==> flow/design.v <==
module key(
    input clk, rst,
    input [3:0] key_in,
    output reg [2:0] key_val
);
    localparam CNT_MAX = 4'd9;  
    reg [3:0] cnt;
    always @(posedge clk or negedge rst) begin
        if (!rst) begin
            cnt <= 4'd0;
        end else begin
            if (key_in[0] && key_in[1] && key_in[2] && key_in[3]) begin
                cnt <= 4'd0;
            end else begin
                cnt <= (cnt == CNT_MAX) ? cnt : (cnt + 1'b1);
            end
        end
    end
    always @(posedge clk or negedge rst) begin
        if (!rst) begin
            key_val <= 3'd0;
        end else if (cnt == CNT_MAX - 1'b1) begin
            if (~key_in[0]) begin
                key_val <= 3'd1;
            end else if (~key_in[1]) begin
                key_val <= 3'd2;
            end else if (~key_in[2]) begin
                key_val <= 3'd3;
            end else if (~key_in[3]) begin
                key_val <= 3'd4;
            end
        end else begin
            key_val <= 3'd0;
        end
    end
endmodule
module seg(
    input clk, rst,
    input [20:0] data,
    output reg [6:0] seg,
    output reg [7:0] sel
);
    localparam  CNT_MAX = 2'd3;  
    localparam  DIGIT0 = 7'b100_0000,
                DIGIT1 = 7'b111_1001,
                DIGIT2 = 7'b010_0100,
                DIGIT3 = 7'b011_0000,
                DIGIT4 = 7'b001_1001,
                DIGIT5 = 7'b001_0010,
                DIGIT6 = 7'b000_0010,
                DIGIT7 = 7'b111_1000,
                DIGIT8 = 7'b000_0000,
                DIGIT9 = 7'b001_0000,
                DASH   = 7'b011_1111;
    reg [1:0] cnt;
    reg [2:0] idx;
    always @(posedge clk or negedge rst) begin
        if (!rst) begin
            cnt <= 2'd0;
            idx <= 3'd0;
            sel <= 8'b1111_1111;
        end else begin
            sel <= ~(1'b1 << idx);
            if (cnt == CNT_MAX) begin  
                cnt <= 2'd0;
                idx <= (idx == 3'd7) ? 3'd0 : (idx + 1'b1);  
            end else begin
                cnt <= cnt + 1'b1;
            end
        end
    end
    reg [6:0] digit;
    always @(*) begin
        case (idx)
            3'd0: digit = data[6:0] % 4'd10;
            3'd1: digit = data[6:0] / 4'd10;
            3'd2: digit = 4'd10;
            3'd3: digit = data[13:7] % 4'd10;
            3'd4: digit = data[13:7] / 4'd10;
            3'd5: digit = 4'd10;
            3'd6: digit = data[20:14] % 4'd10;
            3'd7: digit = data[20:14] / 4'd10;
            default: ;
        endcase
        case (digit)
            4'd0: seg = DIGIT0;
            4'd1: seg = DIGIT1;
            4'd2: seg = DIGIT2;
            4'd3: seg = DIGIT3;
            4'd4: seg = DIGIT4;
            4'd5: seg = DIGIT5;
            4'd6: seg = DIGIT6;
            4'd7: seg = DIGIT7;
            4'd8: seg = DIGIT8;
            4'd9: seg = DIGIT9;
            4'd10: seg = DASH;
            default: seg = 7'dx;
        endcase
    end
endmodule
module clock (
    input clk, rst,
    input [2:0] key_val,
    output reg [20:0] data,
    output reg [2:0] led
);
    localparam  S1 = 3'd1,
                S2 = 3'd2,
                S3 = 3'd3,
                S4 = 3'd4;
    localparam  RUNNING = 1'b0,
                SETTING = 1'b1;
    reg current_state, next_state;
    always @(posedge clk or negedge rst) begin
        if (!rst) begin
            current_state <= RUNNING;
        end else begin
            current_state <= next_state;
        end
    end
    always @(*) begin
        next_state = current_state;
        case (current_state)
            RUNNING: begin
                if (key_val == S2) begin
                    next_state = SETTING;
                end else begin
                    next_state = RUNNING;
                end
            end
            SETTING: begin
                if (key_val == S4) begin
                    next_state = RUNNING;
                end else begin
                    next_state = SETTING;
                end
            end
            default: begin ; end
        endcase
    end
    reg [9:0] cnt;
    localparam CNT_MAX = 10'd999;  
    reg [1:0] choice;
    localparam  SEC     = 2'b00,
                MIN     = 2'b01,
                HOUR    = 2'b11;
    always @(posedge clk or negedge rst) begin
        if (!rst) begin
            data <= 21'd0;
            cnt <= 10'd0;
        end else begin
            case (current_state)
                RUNNING: begin
                    if (cnt == CNT_MAX) begin
                        cnt <= 10'd0;
                        if (data[5:0] == 6'd59) begin
                            data[5:0] <= 6'd0;
                            if (data[12:7] == 6'd59) begin
                                data[12:7] <= 6'd0;
                                if (data[18:14] == 5'd23) begin
                                    data <= 21'd0;
                                end else begin
                                    data[18:14] <= data[18:14] + 1'b1;
                                end
                            end else begin
                                data[12:7] <= data[12:7] + 1'b1;
                            end
                        end else begin
                            data[5:0] <= data[5:0] + 1'b1;
                        end
                    end else begin
                        cnt <= cnt + 1'b1;
                    end
                end
                SETTING: begin
                    cnt <= 10'd0;
                    if (key_val == S3) begin
                        case (choice)
                            SEC: begin
                                data[5:0] <= (data[5:0] == 6'd59) ? 6'd0 : (data[5:0] + 1'b1);
                            end
                            MIN: begin
                                data[12:7] <= (data[12:7] == 6'd59) ? 6'd0 : (data[12:7] + 1'b1);
                            end
                            HOUR: begin
                                data[18:14] <= (data[18:14] == 5'd23) ? 5'd0 : (data[18:14] + 1'b1);
                            end
                            default: begin ; end
                        endcase
                    end
                end
                default: begin ; end
            endcase
        end
    end
    always @(posedge clk or negedge rst) begin
        if (!rst) begin
            choice <= SEC;
        end else begin
            case (current_state)
                RUNNING: begin
                    choice <= SEC;
                end
                SETTING: begin
                    if (key_val == S2) begin
                        case (choice)
                            SEC: begin choice <= MIN; end
                            MIN: begin choice <= HOUR; end
                            HOUR: begin choice <= SEC; end
                            default: begin ; end
                        endcase
                    end
                end
                default: begin ; end
            endcase
        end
    end
    always @(*) begin
        led = 3'b111;
        case (current_state)
            RUNNING: begin
                led = 3'b111;
            end
            SETTING: begin
                case (choice)
                    SEC: begin led = 3'b110; end
                    MIN: begin led = 3'b101; end
                    HOUR: begin led = 3'b011; end
                    default: begin ; end
                endcase
            end
            default: begin ; end
        endcase
    end
endmodule
module stopwatch (
    input clk, rst,
    input [2:0] key_val,
    output reg [20:0] data
);
    localparam  S1 = 3'd1,
                S2 = 3'd2,
                S3 = 3'd3,
                S4 = 3'd4;
    localparam  IDLE    = 2'b00,
                RUNNING = 2'b01,
                PAUSED  = 2'b11;
    reg [1:0] current_state, next_state;
    always @(posedge clk or negedge rst) begin
        if (!rst) begin
            current_state <= IDLE;
        end else begin
            current_state <= next_state;
        end
    end
    always @(*) begin
        next_state = current_state;
        case (current_state)
            IDLE: begin
                if (key_val == S2) begin
                    next_state = RUNNING;
                end else begin
                    next_state = IDLE;
                end
            end
            RUNNING: begin
                if (key_val == S2 ||
                    (data[6:0] == 7'd99 && data[12:7] == 6'd59 && data[20:14] == 7'd99)) begin
                    next_state = PAUSED;
                end else begin
                    next_state = RUNNING;
                end
            end
            PAUSED: begin
                if (key_val == S2) begin
                    next_state = RUNNING;
                end else if (key_val == S3) begin
                    next_state = IDLE;
                end else begin
                    next_state = PAUSED;
                end
            end
            default: begin ; end
        endcase
    end
    reg [3:0] cnt;
    localparam CNT_MAX = 4'd9;  
    always @(posedge clk or negedge rst) begin
        if (!rst) begin
            data <= 21'd0;
            cnt <= 4'd0;
        end else begin
            case (current_state)
                IDLE: begin
                    data <= 21'd0;
                    cnt <= 4'd0;
                end
                RUNNING: begin
                    if (data[6:0] == 7'd99 && data[12:7] == 6'd59 && data[20:14] == 7'd99) begin
                    end else if (cnt == CNT_MAX) begin
                        cnt <= 4'd0;
                        if (data[6:0] == 7'd99) begin
                            data[6:0] <= 7'd0;
                            if (data[12:7] == 6'd59) begin
                                data[12:7] <= 6'd0;
                                data[20:14] <= data[20:14] + 1'b1;
                            end else begin
                                data[12:7] <= data[12:7] + 1'b1;
                            end
                        end else begin
                            data[6:0] <= data[6:0] + 1'b1;
                        end
                    end else begin
                        cnt <= cnt + 1'b1;
                    end
                end
                PAUSED: begin
                end
                default: begin ; end
            endcase
        end
    end
endmodule
module blink(
    input clk, rst, en,
    output reg led
);
    localparam CNT_MAX = 10'd999;  
    reg [9:0] cnt;
    always @(posedge clk or negedge rst) begin
        if (!rst) begin
            cnt <= 10'd0;
            led <= 1'b0;
        end else if (en) begin
            if (cnt == (CNT_MAX >> 1'b1)) begin
                cnt <= 10'd0;
                led <= ~led;
            end else begin
                cnt <= cnt + 1'b1;
            end
        end else begin
            cnt <= 10'd0;
            led <= 1'b0;
        end
    end
endmodule
module buzz(
    input clk, rst, en,
    output buz
);
    localparam CNT_MAX = 3'd7;  
    reg [2:0] cnt;
    always @(posedge clk or negedge rst) begin
        if (!rst) begin
            cnt <= 3'd0;
        end else if (en) begin
            cnt <= (cnt == CNT_MAX) ? 3'd0 : (cnt + 1'b1);
        end else begin
            cnt <= 3'd0;
        end
    end
    assign buz = (cnt <= (CNT_MAX >> 1'b1)) ? 1'b0 : 1'b1;  
endmodule
module timer (
    input clk, rst,
    input [2:0] key_val,
    output reg [20:0] data,
    output reg [2:0] led,
    output buz
);
    localparam  S1 = 3'd1,
                S2 = 3'd2,
                S3 = 3'd3,
                S4 = 3'd4;
    reg en_blink;
    wire led_blink;
    blink u_blink(
        .clk(clk),
        .rst(rst),
        .en(en_blink),
        .led(led_blink)
    );
    reg en_buz;
    reg [9:0] cnt_buz;
    reg [2:0] cnt_repeat;
    localparam REPEATS_MAX = 3'd5;
    buzz u_buzz(
        .clk(clk),
        .rst(rst),
        .en(en_buz),
        .buz(buz)
    );
    localparam  SETTING = 2'b00,
                RUNNING = 2'b01,
                PAUSED = 2'b11,
                TIMEUP = 2'b10;
    reg [1:0] current_state, next_state;
    always @(posedge clk or negedge rst) begin
        if (!rst) begin
            current_state <= SETTING;
        end else begin
            current_state <= next_state;
        end
    end
    always @(*) begin
        next_state = current_state;
        case (current_state)
            SETTING: begin
                if (key_val == S4) begin
                    next_state = RUNNING;
                end else begin
                    next_state = SETTING;
                end
            end
            RUNNING: begin
                if (data == 21'd0) begin
                    next_state = TIMEUP;
                end else begin
                    if (key_val == S4) begin
                        next_state = PAUSED;
                    end else if (key_val == S3) begin
                        next_state = SETTING;
                    end else begin
                        next_state = RUNNING;
                    end
                end
            end
            PAUSED: begin
                if (key_val == S4) begin
                    next_state = RUNNING;
                end else if (key_val == S3) begin
                    next_state = SETTING;
                end else begin
                    next_state = PAUSED;
                end
            end
            TIMEUP: begin
                if (key_val == S4) begin
                    next_state = SETTING;
                end else begin
                    next_state = TIMEUP;
                end
            end
            default: begin ; end
        endcase
    end
    reg [20:0] data_tmp;
    reg [9:0] cnt;
    localparam CNT_MAX = 10'd999;  
    reg [1:0] choice;
    localparam  SEC     = 2'b00,
                MIN     = 2'b01,
                HOUR    = 2'b11;
    always @(posedge clk or negedge rst) begin
        if (!rst) begin
            data <= 21'd0;
            cnt <= 10'd0;
            data_tmp <= 21'd0;
        end else begin
            case (current_state)
                SETTING: begin
                    cnt <= 10'd0;
                    data <= data_tmp;
                    if (key_val == S3) begin
                        case (choice)
                            SEC: begin
                                data[5:0] <= (data[5:0] == 6'd59) ? 6'd0 : (data[5:0] + 1'b1);
                                data_tmp[5:0] <= (data[5:0] == 6'd59) ? 6'd0 : (data[5:0] + 1'b1);
                            end
                            MIN: begin
                                data[12:7] <= (data[12:7] == 6'd59) ? 6'd0 : (data[12:7] + 1'b1);
                                data_tmp[12:7] <= (data[12:7] == 6'd59) ? 6'd0 : (data[12:7] + 1'b1);
                            end
                            HOUR: begin
                                data[18:14] <= (data[18:14] == 5'd23) ? 5'd0 : (data[18:14] + 1'b1);
                                data_tmp[18:14] <= (data[18:14] == 5'd23) ? 5'd0 : (data[18:14] + 1'b1);
                            end
                            default: begin ; end
                        endcase
                    end
                end
                RUNNING: begin
                    if (cnt == CNT_MAX) begin
                        cnt <= 10'd0;
                        if (data[5:0] == 6'd0) begin
                            data[5:0] <= 6'd59;
                            if (data[12:7] == 6'd0) begin
                                data[12:7] <= 6'd59;
                                data[18:14] <= data[18:14] - 1'b1;
                            end else begin
                                data[12:7] <= data[12:7] - 1'b1;
                            end
                        end else begin
                            data[5:0] <= data[5:0] - 1'b1;
                        end
                    end else begin
                        cnt <= cnt + 1'b1;
                    end
                end
                PAUSED: begin
                end
                TIMEUP: begin
                end
                default: begin ; end
            endcase
        end
    end
    always @(posedge clk or negedge rst) begin
        if (!rst) begin
            choice <= SEC;
        end else begin
            case (current_state)
                SETTING: begin
                    if (key_val == S2) begin
                        case (choice)
                            SEC: begin choice <= MIN; end
                            MIN: begin choice <= HOUR; end
                            HOUR: begin choice <= SEC; end
                            default: begin ; end
                        endcase
                    end
                end
                RUNNING: begin
                    choice <= SEC;
                end
                PAUSED: begin
                end
                TIMEUP: begin
                end
                default: begin ; end
            endcase
        end
    end
    always @(*) begin
        led = 3'b111;
        en_blink = 1'b0;
        case (current_state)
            SETTING: begin
                case (choice)
                    SEC: begin led = 3'b110; end
                    MIN: begin led = 3'b101; end
                    HOUR: begin led = 3'b011; end
                    default: begin ; end
                endcase
            end
            RUNNING: begin
                led = 3'b111;
            end
            PAUSED: begin
            end
            TIMEUP: begin
                en_blink = 1'b1;
                led = {2'b11, led_blink};
            end
            default: begin ; end
        endcase
    end
    always @(posedge clk or negedge rst) begin
        if (!rst) begin
            en_buz <= 1'b0;
            cnt_buz <= 10'd0;
            cnt_repeat <= 3'd0;
        end else begin
            case (current_state)
                SETTING: begin
                    en_buz <= 1'b0;
                    cnt_buz <= 10'd0;
                    cnt_repeat <= 3'd0;
                end
                RUNNING: begin
                end
                PAUSED: begin
                end
                TIMEUP: begin
                    if (cnt_repeat < REPEATS_MAX) begin
                        if (cnt_buz <= (CNT_MAX >> 1'b1)) begin
                            en_buz <= 1'b1;
                            cnt_buz <= cnt_buz + 1'b1;
                        end else if (cnt_buz < CNT_MAX) begin
                            en_buz <= 1'b0;
                            cnt_buz <= cnt_buz + 1'b1;
                        end else begin
                            cnt_buz <= 10'd0;
                            cnt_repeat <= cnt_repeat + 1'b1;
                        end
                    end else begin
                        en_buz <= 1'b0;
                    end
                end
                default: begin ; end
            endcase
        end
    end
endmodule
module top(
    input clk, rst,
    input [3:0] key_in,
    output [6:0] seg,
    output [7:0] sel,
    output reg [2:0] led, sel_led,
    output buz
);
    wire [2:0] key_val;
    localparam  S1 = 3'd1,
                S2 = 3'd2,
                S3 = 3'd3,
                S4 = 3'd4;
    key u_key(
        .clk(clk),
        .rst(rst),
        .key_in(key_in),
        .key_val(key_val)
    );
    reg [20:0] data_to_show;
    seg u_seg(
        .clk(clk),
        .rst(rst),
        .seg(seg),
        .sel(sel),
        .data(data_to_show)
    );
    wire [20:0] data_clock, data_stopwatch, data_timer;
    wire [2:0] led_clock, led_timer;
    wire [2:0] key_val_clock, key_val_stopwatch, key_val_timer;
    reg [1:0] current_state, next_state;
    localparam  CLOCK       = 2'b00,
                STOPWATCH   = 2'b01,
                TIMER       = 2'b11;
    assign key_val_clock = (current_state == CLOCK) ? key_val : 3'd0;
    assign key_val_stopwatch = (current_state == STOPWATCH) ? key_val : 3'd0;
    assign key_val_timer = (current_state == TIMER) ? key_val : 3'd0;
    clock u_clock (
        .clk(clk),
        .rst(rst),
        .key_val(key_val_clock),
        .data(data_clock),
        .led(led_clock)
    );
    stopwatch u_stopwatch (
        .clk(clk),
        .rst(rst),
        .key_val(key_val_stopwatch),
        .data(data_stopwatch)
    );
    timer u_timer (
        .clk(clk),
        .rst(rst),
        .key_val(key_val_timer),
        .data(data_timer),
        .led(led_timer),
        .buz(buz)
    );
    always @(posedge clk or negedge rst) begin
        if (!rst) begin
            current_state <= CLOCK;
        end else begin
            current_state <= next_state;
        end
    end
    always @(*) begin
        next_state = current_state;
        case (current_state)
            CLOCK: begin
                if (key_val == S1) begin
                    next_state = STOPWATCH;
                end else begin
                    next_state = CLOCK;
                end
            end
            STOPWATCH: begin
                if (key_val == S1) begin
                    next_state = TIMER;
                end else begin
                    next_state = STOPWATCH;
                end
            end
            TIMER: begin
                if (key_val == S1) begin
                    next_state = CLOCK;
                end else begin
                    next_state = TIMER;
                end
            end
            default: begin ; end
        endcase
    end
    always @(*) begin
        led = 3'b111;
        data_to_show = 20'd0;
        sel_led = 3'b111;
        case (current_state)
            CLOCK: begin
                led = 3'b110;
                data_to_show = data_clock;
                sel_led = led_clock;
            end
            STOPWATCH: begin
                led = 3'b101;
                data_to_show = data_stopwatch;
                sel_led = 3'b111;
            end
            TIMER: begin
                led = 3'b011;
                data_to_show = data_timer;
                sel_led = led_timer;
            end
            default: begin ; end
        endcase
    end
endmodule
Ticket comment

* Step by step through the tools: top
Each step is given for the RTL above and for the edited RTL.
"before" refers to lines of the RTL above, "after" to lines of the edited file.
"change" is "after" less "before", of the values as shown; "relative change" is that difference over "before", in percent.
Library cell names are shortened.
A cell with - has no value.
- Top module :: top
- Clock port :: clk
- Library :: sky130hd
- Library corner :: tt_025C_1v80

* Diff
Unified diff, file above to edited file.
The edit is scripted: it alters the design's behaviour and was not made to optimise anything.
#+begin_src diff
@@ -80,5 +80,5 @@
             3'd5: digit = 4'd10;
             3'd6: digit = data[20:14] % 4'd10;
-            3'd7: digit = data[20:14] / 4'd10;
+            3'd7: digit = data[20:14] >> 4'd10;
             default: ;
         endcase
#+end_src

* Word-level counts
Yosys after proc, flatten, opt, wreduce and memory -nomap, before mapping. Memory bits, and registers merged into a memory's read port (data or address), are not among the register bits. Print and check cells are not counted. Equal cells are merged and count once.
Yosys's memory passes give these memory sizes; they may raise the number of words (mostly to a power of two), join words into wider ones and drop unused or constant bits.
** Cells by class
- $add $sub $neg :: before 22, after 22, change 0, relative change 0.00%
- $mul :: before 0, after 0, change 0
- divide/modulo/power cells :: before 6, after 5, change -1, relative change -16.67%
- order comparisons :: before 4, after 4, change 0, relative change 0.00%
- equality and inequality tests :: before 69, after 69, change 0, relative change 0.00%
- shifts and indexed selects :: before 1, after 1, change 0, relative change 0.00%
- mux-type cells :: before 126, after 126, change 0, relative change 0.00%
- bitwise operators :: before 3, after 3, change 0, relative change 0.00%
- reduce/logical cells :: before 39, after 39, change 0, relative change 0.00%
** Operators by type and width
- 7-bit by 4-bit divider with 7-bit output with constant B :: before 3, after 2, change -1, relative change -33.33%
Unchanged operator kinds not shown: 67.
** Bit counts
- bits in registers :: before 154, after 154, change 0, relative change 0.00%
- bits in latches :: before 0, after 0, change 0
- memory bits (writable) :: before 0, after 0, change 0
- bits in read-only memories :: before 112, after 112, change 0, relative change 0.00%
- word width x clocked read ports :: before 0, after 0, change 0
- memory cells :: before 1, after 1, change 0, relative change 0.00%
- bits of input ports :: before 6, after 6, change 0, relative change 0.00%
- output and inout port bits :: before 22, after 22, change 0, relative change 0.00%
- cells after elaboration :: before 303, after 302, change -1, relative change -0.33%
** Memory list
- shape (words x width / read and write ports) :: before 16x7 r1 w0, after 16x7 r1 w0

* Longest topological paths
Yosys ltp: most cells in a row. Word level: on the elaborated netlist, between registers, memories and ports. Mapped: between sequential cells and ports; inverters and the memories' decode and read muxes count.
** Depth
- depth after elaboration :: before 7, after 7, change 0, relative change 0.00%
- ABC_AREA :: before 0, after 0
- mapped depth :: before 24, after 21, change -3, relative change -12.50%
- depth with buffers taken out :: before 22, after 20, change -2, relative change -9.09%

* Mapped cells and area
Source: synth_stat.txt of the flow (Yosys; design flattened, memories mapped). It holds for the ABC_AREA given above (unset counts as 0); a run with the other value may have another netlist.
** Cells by type
- o21ai_0 :: before 94, after 83, change -11, relative change -11.70%
- nor3_1 :: before 26, after 15, change -11, relative change -42.31%
- xor2_1 :: before 18, after 28, change +10, relative change +55.56%
- nand2_1 :: before 149, after 140, change -9, relative change -6.04%
- a21oi_1 :: before 68, after 60, change -8, relative change -11.76%
- nand3_1 :: before 61, after 54, change -7, relative change -11.48%
- nand2b_1 :: before 21, after 14, change -7, relative change -33.33%
- o31ai_1 :: before 19, after 12, change -7, relative change -36.84%
- inv_1 :: before 40, after 35, change -5, relative change -12.50%
- xnor2_1 :: before 24, after 19, change -5, relative change -20.83%
- nor2b_1 :: before 20, after 15, change -5, relative change -25.00%
- or3_1 :: before 2, after 7, change +5, relative change +250.00%
- nor2_1 :: before 117, after 121, change +4, relative change +3.42%
- a21o_1 :: before 10, after 6, change -4, relative change -40.00%
- buf_2 :: before 7, after 3, change -4, relative change -57.14%
- o211a_1 :: before 4, after 0, change -4, relative change -100.00%
- inv_2 :: before 0, after 4, change +4
- nand4_1 :: before 16, after 19, change +3, relative change +18.75%
Unchanged cell types not shown: 15.
Not every row of either side is listed.
** Mapped netlist
- standard cells after synthesis :: before 1140, after 1092, change -48, relative change -4.21%
- chip area (Yosys) (mm2) :: before 0.0098207, after 0.0096918, change -0.0001289, relative change -1.31%
- sequential part of the area (mm2) :: before 0.0040201, after 0.0040201, change 0.0000000, relative change 0.00%
- flip-flops :: before 160, after 160, change 0, relative change 0.00%
- buffer cells :: before 48, after 45, change -3, relative change -6.25%
By module: a second synthesis without flattening, with its own total; a netlist apart from the flattened one above.
** Second synthesis, totals
- cells (unflattened synthesis) :: before 1212, after 1216, change +4, relative change +0.33%
- area (unflattened synthesis) (mm2) :: before 0.010923, after 0.0108629, change -0.0000601, relative change -0.55%
Each row is one instance without its submodules.
** Modules, before
- timer :: times used 1, cells 450, area 0.003955 mm2, seq. area 0.0016291 mm2
- seg :: times used 1, cells 241, area 0.002092 mm2, seq. area 0.0003353 mm2
- clock :: times used 1, cells 173, area 0.0016641 mm2, seq. area 0.000777 mm2
- stopwatch :: times used 1, cells 166, area 0.001524 mm2, seq. area 0.0006769 mm2
- top :: times used 1, cells 80, area 0.0006193 mm2, seq. area 0.0000763 mm2
- blink :: times used 1, cells 53, area 0.0005543 mm2, seq. area 0.0002753 mm2
- key :: times used 1, cells 37, area 0.0003616 mm2, seq. area 0.0001752 mm2
- buzz :: times used 1, cells 12, area 0.0001526 mm2, seq. area 0.0000751 mm2
** Modules, after
- timer :: times used 1, cells 480, area 0.0040902 mm2, seq. area 0.0016291 mm2
- seg :: times used 1, cells 215, area 0.0018968 mm2, seq. area 0.0003353 mm2
- clock :: times used 1, cells 173, area 0.0016641 mm2, seq. area 0.000777 mm2
- stopwatch :: times used 1, cells 166, area 0.001524 mm2, seq. area 0.0006769 mm2
- top :: times used 1, cells 80, area 0.0006193 mm2, seq. area 0.0000763 mm2
- blink :: times used 1, cells 53, area 0.0005543 mm2, seq. area 0.0002753 mm2
- key :: times used 1, cells 37, area 0.0003616 mm2, seq. area 0.0001752 mm2
- buzz :: times used 1, cells 12, area 0.0001526 mm2, seq. area 0.0000751 mm2

* Path before layout
OpenSTA on the mapped netlist: ideal clock, no wires. The path of least setup slack (recovery checks aside). Input and output delay are each 20% of the period. Register names are those of the netlist, which keeps one name where synthesis merged equal registers.
** Path after synthesis
- path type :: before register to output, after register to output
- start :: before reg u_seg.idx[0], after reg u_seg.idx[0]
- end :: before out seg[4], after out seg[4]
- clock period (ns) :: before 10.0, after 10.0, change 0.0, relative change 0.00%
- output delay (ns) :: before 2.000, after 2.000, change 0.000, relative change 0.00%
- launch time at the first pin (ns) :: before 0.000, after 0.000, change 0.000
- data arrival time (ns) :: before 3.916, after 3.732, change -0.184, relative change -4.70%
- required time (ns) :: before 8.000, after 8.000, change 0.000, relative change 0.00%
- path slack (ns) :: before 4.084, after 4.268, change +0.184
- path delay (ns) :: before 3.916, after 3.732, change -0.184, relative change -4.70%
- driving pins on the path :: before 19, after 20, change +1, relative change +5.26%
- path buffers :: before 1, after 2, change +1, relative change +100.00%
- period reached after synthesis (ns) :: before 5.916, after 5.732, change -0.184, relative change -3.11%
"path delay" is the arrival time less input delay plus setup time.
A path that ends at an output port has no setup time.
"driving pins on the path" counts driving pins, that of a launching flip-flop among them; a cell with two outputs on the path counts twice.
"period reached after synthesis" = period - worst setup slack (recovery checks aside). The figure is calculated, with input and output delays left at 20% of the set period.
Between the ends stands the longest chain of elaborated cells between them, by number of cells; it is not shown to be the way that was timed. Of several equally long chains one is given.
A line is the first line of the expression or statement that the cell stems from. Yosys adds cells for indexed reads and writes and turns some case tables into memories.
The chain passes a memory read, where the word-level depth is cut; so it can be longer than that depth.
On the way, after synthesis, before:
- Cells stage by stage :: dfrtp_1 > ha_1 > ha_1 > buf_2 > a221o_1 > a211o_1 > a311o_1 > or2_4 > inv_1 > ha_1 > and3b_1 > a32o_1 > nor2_1 > and2_1 > inv_1 > ha_1 > inv_1 > a21oi_1 > o31ai_2
- Cells in the longest elaborated chain :: 5
- Elaborated cells between the ends (all ways) :: 13
- Those cells by class :: eq/ne: 7; mux: 2; reduce/logical: 3; memory: 1
** Ends and longest elaborated chain, after synthesis, before
- start: declaration :: line 56 : reg [2:0] idx;
- start: assignment :: line 60 : idx <= 3'd0;
- start: assignment :: line 66 : idx <= (idx == 3'd7) ? 3'd0 : (idx + 1'b1);
- 3-bit by 2-bit equality test with 1-bit output :: line 74 : case (idx)
- 2-bit OR reduction
- 7-bit parallel mux with 7-bit select :: line 74
- memory 16 x 7 bit :: line 85 : case (digit)
- 7-bit 2-to-1 mux :: line 85
- end: declaration :: line 598 : output [6:0] seg,
On the way, after synthesis, after:
- Cells stage by stage :: dfrtp_1 > inv_1 > ha_1 > nor2b_1 > buf_6 > or2b_2 > o21a_4 > o211ai_1 > a21oi_1 > nor3_2 > ha_1 > a221o_1 > o2111ai_2 > a311oi_1 > and2_1 > buf_6 > inv_2 > ha_1 > mux2_4 > mux2i_1
- Cells in the longest elaborated chain :: 5
- Elaborated cells between the ends (all ways) :: 13
- Those cells by class :: eq/ne: 7; mux: 2; reduce/logical: 3; memory: 1
** Ends and longest elaborated chain, after synthesis, after
- start: declaration :: line 56 : reg [2:0] idx;
- start: assignment :: line 60 : idx <= 3'd0;
- start: assignment :: line 66 : idx <= (idx == 3'd7) ? 3'd0 : (idx + 1'b1);
- 3-bit by 2-bit equality test with 1-bit output :: line 74 : case (idx)
- 2-bit OR reduction
- 7-bit parallel mux with 7-bit select :: line 74
- memory 16 x 7 bit :: line 85 : case (digit)
- 7-bit 2-to-1 mux :: line 85
- end: declaration :: line 598 : output [6:0] seg,

* Worst path after layout
From the final timing report of each run of set A: the path of least setup slack in the routed layout; clock arrival at registers is part of the times.
** Path post-layout
- path type :: before register to output, after register to output
- start :: before reg (no name shown), after reg u_seg.idx[0]
- end :: before out seg[3], after out seg[4]
- clock period (ns) :: before 7.99, after 7.99, change 0.00, relative change 0.00%
- output delay (ns) :: before 1.60, after 1.60, change 0.00, relative change 0.00%
- launch time at the first pin (ns) :: before 0.42, after 0.43, change +0.01, relative change +2.38%
- data arrival time (ns) :: before 5.79, after 5.52, change -0.27, relative change -4.66%
- required time (ns) :: before 6.39, after 6.39, change 0.00, relative change 0.00%
- path slack (ns) :: before 0.60, after 0.87, change +0.27
- driving pins on the path :: before 15, after 19, change +4, relative change +26.67%
- path buffers :: before 1, after 1, change 0, relative change 0.00%
Between the ends stands the longest chain of elaborated cells between them, by number of cells; it is not shown to be the way that was timed. Of several equally long chains one is given.
The chain passes a memory read, where the word-level depth is cut; so it can be longer than that depth.
On the way, post-layout, before:
- Cells stage by stage :: dfrtp_1 > a222oi_1 > nor2_1 > a31oi_1 > mux2i_1 > mux2i_1 > ha_1 > or3_1 > a21oi_1 > a211oi_1 > o32ai_1 > ha_1 > a21o_1 > a21oi_1 > clkdlybuf4s50_1
** Ends and longest elaborated chain, post-layout, before
- end: declaration :: line 598 : output [6:0] seg,
before: No chain of elaborated cells between the ends is given.
On the way, post-layout, after:
- Cells stage by stage :: dfrtp_1 > inv_1 > ha_1 > nor2b_1 > or2b_2 > o21a_4 > o211ai_1 > a21oi_1 > nor3_2 > ha_1 > a221o_1 > o2111ai_2 > a311oi_1 > and2_1 > inv_2 > ha_1 > mux2_4 > mux2i_1 > clkdlybuf4s50_1
- Cells in the longest elaborated chain :: 5
- Elaborated cells between the ends (all ways) :: 13
- Those cells by class :: eq/ne: 7; mux: 2; reduce/logical: 3; memory: 1
** Ends and longest elaborated chain, post-layout, after
- start: declaration :: line 56 : reg [2:0] idx;
- start: assignment :: line 60 : idx <= 3'd0;
- start: assignment :: line 66 : idx <= (idx == 3'd7) ? 3'd0 : (idx + 1'b1);
- 3-bit by 2-bit equality test with 1-bit output :: line 74 : case (idx)
- 2-bit OR reduction
- 7-bit parallel mux with 7-bit select :: line 74
- memory 16 x 7 bit :: line 85 : case (digit)
- 7-bit 2-to-1 mux :: line 85
- end: declaration :: line 598 : output [6:0] seg,

* Measured runs
Both versions went through the flow (Yosys, OpenROAD) with the same settings in each pair. Constraints: input delay and output delay 20% of the set period each, output load 0.01 pF.
Settings, set A:
- CORE_UTILIZATION :: 40
- period_ns :: 7.99
- CAP_MARGIN :: 20
- CORE_MARGIN :: 2
- SLEW_MARGIN :: 20
** Results, set A
- mapped cell area after synthesis (mm2) :: before 0.0098207, after 0.0096918, change -0.0001289, relative change -1.31%
- area inside the die boundary (mm2) :: before 0.0258213, after 0.0254913, change -0.0003300, relative change -1.28%
- utilization after layout :: before 0.45, after 0.455, change +0.005
- worst setup slack after layout (ns) :: before 0.604, after 0.872, change +0.268
- total negative setup slack (ns) :: before 0.000, after 0.000, change 0.000
- period achieved (ns) :: before 7.386, after 7.118, change -0.268, relative change -3.63%
Settings, set B:
- CAP_MARGIN :: 5
- CELL_PAD_IN_SITES_DETAIL_PLACEMENT :: 1
- CELL_PAD_IN_SITES_GLOBAL_PLACEMENT :: 2
- CORE_MARGIN :: 3
- CORE_UTILIZATION :: 40
- CTS_CLUSTER_DIAMETER :: 231
- CTS_CLUSTER_SIZE :: 70
- PLACE_DENSITY_LB_ADDON :: 0.05
- SETUP_SLACK_MARGIN :: 1.92
- TNS_END_PERCENT :: 85
- period_ns :: 8.04
- SLEW_MARGIN :: 20
** Results, set B
- mapped cell area after synthesis (mm2) :: before 0.0098207, after 0.0096918, change -0.0001289, relative change -1.31%
- area inside the die boundary (mm2) :: before 0.026468, after 0.026134, change -0.000334, relative change -1.26%
- utilization after layout :: before 0.494, after 0.47, change -0.024
- worst setup slack after layout (ns) :: before 2.037, after 2.067, change +0.030
- total negative setup slack (ns) :: before 0.000, after 0.000, change 0.000
- period achieved (ns) :: before 6.003, after 5.973, change -0.030, relative change -0.50%
"period achieved": clock period set for the run, less the worst setup slack. It is reckoned from that one timing run; input and output delays stay at 20% of the period that was set.
